==> flow/design.v <==
`timescale 1ns/1ps
module ddr2_test
	(
	input  wire          clk,
	input  wire          reset,
	input  wire          writes_en,
	input  wire          reads_en,
	input  wire          calib_done, 
	output reg           ib_re,
	input  wire [31:0]   ib_data,
	input  wire [7:0]    ib_count,  
	input  wire          ib_valid,
	input  wire          ib_empty,
	output reg           ob_we,
	output reg  [31:0]   ob_data,
	input  wire [9:0]    ob_count,
	output reg           p0_rd_en_o, 
	input  wire          p0_rd_empty,
	input  wire [31:0]   p0_rd_data,
	input  wire          p0_cmd_full,
	output reg           p0_cmd_en,
	output reg  [2:0]    p0_cmd_instr,
	output reg  [29:0]   p0_cmd_byte_addr,
	output wire [5:0]    p0_cmd_bl_o, 
	input  wire          p0_wr_full,
	output reg           p0_wr_en,
	output reg  [31:0]   p0_wr_data,
	output wire [3:0]    p0_wr_mask,
	output reg [26:0]		MEMORY_COUNT  
	);
localparam FIFO_SIZE      = 1024;
localparam BURST_LEN      = 10;   
wire        rd_fifo_afull;
reg  [29:0] cmd_byte_addr_wr, cmd_byte_addr_rd;
reg  [5:0]  burst_cnt;
reg         write_mode;
reg         read_mode;
reg         reset_d;
assign p0_cmd_bl_o = BURST_LEN - 1;
assign p0_wr_mask = 4'b0000;
always @(posedge clk) write_mode <= writes_en;
always @(posedge clk) read_mode <= reads_en;
always @(posedge clk) reset_d <= reset;
integer state;
localparam s_idle  = 0,
           s_write1 = 10,
           s_write2 = 11,
           s_write3 = 12,
           s_read1 = 20,
           s_read2 = 21,
           s_read3 = 22,
           s_read4 = 23,
			  s_writecmd0 = 30,
			  s_writecmd1 = 31,
			  s_readcmd0 = 40,
			  s_readcmd1 = 41;
always @(posedge clk) begin
	if (reset_d) begin
		state           	<= s_idle;
		burst_cnt       	<= BURST_LEN;
		cmd_byte_addr_wr  <= 0;
		cmd_byte_addr_rd  <= 0;
		p0_cmd_instr 		<= 3'b0;
		p0_cmd_byte_addr 	<= 30'b0;
		MEMORY_COUNT		<= 0;
		p0_cmd_instr 	<= 3'd0;
		p0_cmd_en 		<= 1'b0;
		p0_wr_en 		<= 1'b0;
		p0_rd_en_o 		<= 1'b0;
		ib_re 			<= 1'b0;
		ob_we 			<= 1'b0;
	end else begin
		case (state)
			s_idle: begin
				p0_cmd_en 	<= 1'b0;  
				p0_wr_en 	<= 1'b0;	
				p0_rd_en_o 	<= 1'b0;
				ib_re 		<= 1'b0;
				ob_we 		<= 1'b0;
				burst_cnt <= BURST_LEN;
				if ((p0_cmd_full == 1'b0) && (p0_cmd_en == 1'b0) && calib_done==1 && write_mode==1 && (ib_count >= BURST_LEN) && (MEMORY_COUNT<(27'd0-4*BURST_LEN))) begin
					state <= s_write1;
				end else if ((p0_cmd_full == 1'b0) && (p0_cmd_en == 1'b0) && calib_done==1 && read_mode==1 && (ob_count<(FIFO_SIZE-1-4*BURST_LEN) ) && (MEMORY_COUNT>4*BURST_LEN)) begin
					state <= s_readcmd0;
				end
			end
			s_write1: begin
				p0_wr_en <= 1'b0;					  
				ib_re <= 1'b1;
				state <= s_write2;
			end
			s_write2: begin
				ib_re <= 1'b0;
				if(ib_valid==1) begin
					p0_wr_data <= ib_data;
					burst_cnt <= burst_cnt - 1;
					state <= s_write3;
				end
			end
			s_write3: begin
				if (p0_wr_full == 1'b0) begin
					p0_wr_en   <= 1'b1;
					if (burst_cnt == 6'd0) begin
						state <= s_writecmd0;
						MEMORY_COUNT	  <= MEMORY_COUNT+4*BURST_LEN;
					end else begin
						state 			  <= s_write1;
					end
				end
			end
			s_writecmd0: begin
				p0_wr_en    	  <= 1'b0;
				p0_cmd_byte_addr <= cmd_byte_addr_wr;
				cmd_byte_addr_wr <= cmd_byte_addr_wr + 4*BURST_LEN;  
				p0_cmd_instr     <= 3'b000;
				state 			  <= s_writecmd1;
			end
			s_writecmd1: begin
				p0_cmd_en <= 1'b1;				 
				state <= s_idle;					 
			end
			s_readcmd0: begin
				p0_cmd_instr <= 3'b001;						 	 
				p0_cmd_byte_addr <= cmd_byte_addr_rd; 	 
				state <= s_readcmd1;	
			end
			s_readcmd1: begin
				p0_cmd_en <= 1'b1;					 
				state <= s_read1;	
			end
			s_read1: begin
				p0_cmd_en <= 1'b0;				  
				if (p0_rd_empty==0) begin 		  
					p0_rd_en_o  <= 1'b1;			  
					state <= s_read2;
				end
			end
			s_read2: begin
				ob_data <= p0_rd_data;		 
				p0_rd_en_o  <= 1'b0;					 	 
				state <= s_read3;
			end
			s_read3: begin
				ob_we 		  <= 1'b1;		 
				burst_cnt <= burst_cnt - 1;		 
				state <= s_read4;
			end
			s_read4: begin
				ob_we <= 1'b0;								 
				if ((burst_cnt == 6'd0)) begin 	 
					MEMORY_COUNT <= MEMORY_COUNT - 4*BURST_LEN; 			 
					cmd_byte_addr_rd	<= cmd_byte_addr_rd + 4*BURST_LEN;  
					state <= s_idle;
				end else begin
					state <= s_read1;
				end
			end
		endcase
	end
end
endmodule
; Step by step through the tools: ddr2_test
; Tool output for the design above, in the order of the flow.
; Line numbers count from 1 in the design file above.
; Operators: Yosys type, input widths -> output width; for muxes data width and select width s.
; Library cell names are shortened.
; Not given: --
[setup]
top = ddr2_test
clock = clk
library = sky130hd
corner = tt_025C_1v80

; After elaboration
; Source: Yosys, flattened and elaborated, memories not mapped. Widths are those after wreduce. Registers that Yosys merges into a memory's read port (data or address) are not register bits. Print and check cells do not count. Equal cells are merged and count once.
[word_totals]
inputBits = 92
wordCells = 102
reg_bits = 230
[classes]
n_logic = 3
eq_ne = 17
reduce_and_logical = 33
add_sub_neg = 5
muxes = 23
n_cmp = 4
[ops]
columns = op, count
row1 = $pmux 32 s12, 1
row2 = $eq 32x5->1 const B, 6
row3 = $mux 32, 5
row4 = $eq 32x4->1 const B, 3
row5 = $mux 27, 3
row6 = $eq 32x6->1 const B, 2
row7 = $add 30x6->30 const B, 2
row8 = $pmux 30 s2, 1
row9 = $pmux 27 s2, 1
row10 = $lt 27x32->1 const B, 1
row11 = $logic_not 32->1, 1
row12 = $add 27x6->27 const B, 1
row13 = $sub 27x6->27 const B, 1
row14 = $gt 27x6->1 const B, 1
row15 = $pmux 6 s3, 1
row16 = $reduce_bool 2->1, 7
row17 = $reduce_bool 12->1, 1
row18 = $lt 10x10->1 const B, 1
row19 = $ne 2x2->1 const B, 5
row20 = $reduce_and 2->1, 5
row21 = $reduce_or 2->1, 5
row22 = $mux 5, 2
row23 = $pmux 1 s2, 5
row24 = $logic_and 1x1->1, 8
row25 = $ge 8x4->1 const B, 1
row26 = $sub 6x1->6 const B, 1
row27 = $logic_not 6->1, 1
row28 = $pmux 3 s2, 1
; Not listed: further kinds 9, cells in them 12.

; Logic depth
; Depth = most cells in a row (Yosys ltp): at word level without a register or memory, in the mapped netlist without a sequential cell, where the memories' decode and read muxes count.
[logic_depth]
word_depth = 9
abc_area = 0
ltp_mapped = 7
mapped_depth_nobuf = 7

; Mapped cells and area
; Yosys stat after the flow's synthesis: flattened, memories mapped to cells. It holds for the ABC_AREA given above (unset counts as 0); a run with the other value may have another netlist.
[by_type]
columns = cell, count, type_area_um2
row1 = dfxtp_1, 132, 2.64E+03
row2 = edfxtp_1, 64, 1.92E+03
row3 = nor2_1, 138, 517.997
row4 = xnor2_1, 52, 455.437
row5 = a21oi_1, 48, 240.23
row6 = mux2i_1, 22, 220.211
row7 = nor4_1, 28, 175.168
row8 = a211oi_1, 19, 142.637
row9 = buf_4, 18, 135.13
row10 = nor3_1, 26, 130.125
row11 = nor2b_1, 19, 118.864
row12 = clkbuf_1, 30, 112.608
row13 = nand2_1, 30, 112.608
row14 = nand3_1, 20, 100.096
row15 = or3_1, 15, 93.84
row16 = o21ai_0, 18, 90.086
row17 = ha_1, 7, 87.584
row18 = xor2_1, 10, 87.584
; Other cell types: 38; their cells: 131.
[mapped]
flip_flops = 196
stdcells = 827
seqArea_um2 = 4564.4
yosys_area_um2 = 8299.2
buf_cells = 62

; Timing after synthesis
; Source: OpenSTA report_checks on the synthesized netlist (no wires, ideal clock, input and output delay 20% of the period each), path of least setup slack; recovery checks are left aside. Register names are those of the netlist, which keeps one name where synthesis merged equal registers.
[synth_path]
path_type = reg-to-reg
from = register reset_d
to = register ob_data[0]
required_ps = 2574
t_first_pin_ps = 0
path_stages = 4
period_ps = 3000
setup_slack_ps = 395
t_arrival_ps = 2179
delay_ps = 2605
synth_period_reached_ps = 2605
; "delay_ps" = arrival - input delay + setup time.
; "path_stages" counts driving pins, that of a launching flip-flop among them; a cell with two outputs on the path counts twice.
; "synth_period_reached_ps" is the clock period less the worst setup slack; recovery checks do not enter. This is arithmetic on one report: input and output delays are still those of the set period (20% each).
; Between the ends stands the longest chain of elaborated cells between them, by number of cells; it is not shown to be the way that was timed. Of several equally long chains one is given.
; A line is the first line of the expression or statement that the cell stems from. Yosys adds cells for indexed reads and writes and turns some case tables into memories.
[synth_between]
cell_sequence = dfxtp_1 -> clkbuf_1 -> buf_1 -> nor2b_1
elab_chain_cells = 2
cone_cells = 2
lines_between = 0
classes_between = 1 x logic; 1 x reduce/logical
[synth_rtl]
columns = element, line_no
row1 = start: declaration, 38  ; reg         reset_d;
row2 = start: assignment, 43  ; always @(posedge clk) reset_d <= reset;
row3 = $not 1->1, --
row4 = $reduce_and 2->1, --
row5 = end: assignment, 139  ; ob_data <= p0_rd_data;
row6 = end: declaration, 15  ; output reg [31:0] ob_data,

; Timing after layout
; From the final timing report of flow run A: the path of least setup slack in the routed layout; clock arrival at registers is part of the times.
; The report prints the path's times to 10 ps; the period is as set.
[layout_path]
path_type = reg-to-reg
from = register state
to = register MEMORY_COUNT[23]
t_arrival_ps = 2680
required_ps = 3320
setup_slack_ps = 650
path_stages = 7
period_ps = 3000
t_first_pin_ps = 420
; Where an end lacks its bit number, it is one bit of the signal, or one of the new flip-flops if synthesis recoded a state register.
; A register here has more assigning lines than the two given.
[layout_between]
cell_sequence = dfxtp_1 -> buf_4 -> nor2b_1 -> nand3_1 -> a211oi_1 -> a21oi_1 -> a31o_2
[layout_rtl]
columns = element, line_no
row1 = start: declaration, 44  ; integer state;
row2 = start: assignment, 59  ; state <= s_idle;
row3 = start: assignment, 82  ; state <= s_write1;
row4 = end: assignment, 105  ; MEMORY_COUNT <= MEMORY_COUNT+4*BURST_LEN;
row5 = end: assignment, 151  ; MEMORY_COUNT <= MEMORY_COUNT - 4*BURST_LEN;
row6 = end: declaration, 29  ; output reg [26:0] MEMORY_COUNT
; Chain of elaborated cells between the ends: none given.

; Measured data: module ddr2_test, platform sky130hd, 6 stored runs of the flow under differing settings, order arbitrary. Input and output delays are each 20% of the period that was set; the output load is 0.01 pF.
; "worst_path_ps" means the part of the period allowed to the worst setup path (the constraints hold back 20% at inputs and 20% at outputs) less its slack; where the path has registers, the arrival times of their clocks count too.
; "totalPower_uw": no workload was simulated; the value follows from the tool's default switching activity.
; "worst_path_ps" is given in steps of 10 ps.

[flow run A: settings]
CORE_UTILIZATION = 40
CTS_CLUSTER_DIAMETER = 156
GPL_ROUTABILITY_DRIVEN = 0
PLACE_DENSITY = 0.6
period_ns = 3.0
CAP_MARGIN = 20
CORE_MARGIN = 2
SLEW_MARGIN = 20
[flow run A: results]
synth_area_um2 = 8299.2
final_die_area_um2 = 21915.8
fin_util_frac = 0.55
fin_ws_ps = 645
fin_tns_ps = 0
hold_ws_ps = 472
totalPower_uw = 5240
worst_path_ps = 2350
timing.worst_path_kind = reg-to-reg

[flow run B: settings]
CELL_PAD_IN_SITES_DETAIL_PLACEMENT = 2
CORE_ASPECT_RATIO = 0.53
CORE_UTILIZATION = 40
CTS_CLUSTER_DIAMETER = 156
GPL_ROUTABILITY_DRIVEN = 1
PLACE_DENSITY_LB_ADDON = 0.1
SETUP_SLACK_MARGIN = -0.02
period_ns = 1.35
CAP_MARGIN = 20
CORE_MARGIN = 2
SLEW_MARGIN = 20
[flow run B: results]
outcome = unfinished; error DPL-0033 in placement

[flow run C: settings]
CAP_MARGIN = 30
period_ns = 3.4
CORE_MARGIN = 2
CORE_UTILIZATION = 40
SLEW_MARGIN = 20
[flow run C: results]
synth_area_um2 = 8299.2
final_die_area_um2 = 21915.8
fin_util_frac = 0.551
fin_ws_ps = 1121
fin_tns_ps = 0
hold_ws_ps = 466
totalPower_uw = 4662
worst_path_ps = 1600
timing.worst_path_kind = reg-to-output

[flow run D: settings]
CELL_PAD_IN_SITES_DETAIL_PLACEMENT = 0
CELL_PAD_IN_SITES_GLOBAL_PLACEMENT = 3
CORE_ASPECT_RATIO = 0.64
CORE_MARGIN = 3
CORE_UTILIZATION = 59
CTS_CLUSTER_SIZE = 44
GPL_ROUTABILITY_DRIVEN = 1
MIN_ROUTING_LAYER = met2
PLACE_DENSITY_LB_ADDON = 0.18
TNS_END_PERCENT = 40
period_ns = 4.31
CAP_MARGIN = 20
SLEW_MARGIN = 20
[flow run D: results]
outcome = unfinished; error FLW-0024 in placement

[flow run E: settings]
CORE_UTILIZATION = 40
PLACE_DENSITY = 0.6
period_ns = 3.0
CAP_MARGIN = 20
CORE_MARGIN = 2
SLEW_MARGIN = 20
[flow run E: results]
synth_area_um2 = 8299.2
final_die_area_um2 = 21915.8
fin_util_frac = 0.55
fin_ws_ps = 645
fin_tns_ps = 0
hold_ws_ps = 472
totalPower_uw = 5240
worst_path_ps = 2350
timing.worst_path_kind = reg-to-reg

[flow run F: settings]
CAP_MARGIN = 30
CELL_PAD_IN_SITES_DETAIL_PLACEMENT = 1
CORE_MARGIN = 3
CORE_UTILIZATION = 44
CTS_CLUSTER_SIZE = 39
SETUP_SLACK_MARGIN = -0.07
SLEW_MARGIN = 5
TNS_END_PERCENT = 15
period_ns = 3.4
[flow run F: results]
synth_area_um2 = 8299.2
final_die_area_um2 = 20546.4
fin_util_frac = 0.607
fin_ws_ps = 908
fin_tns_ps = 0
hold_ws_ps = 496
totalPower_uw = 4584
worst_path_ps = 2490
timing.worst_path_kind = reg-to-reg
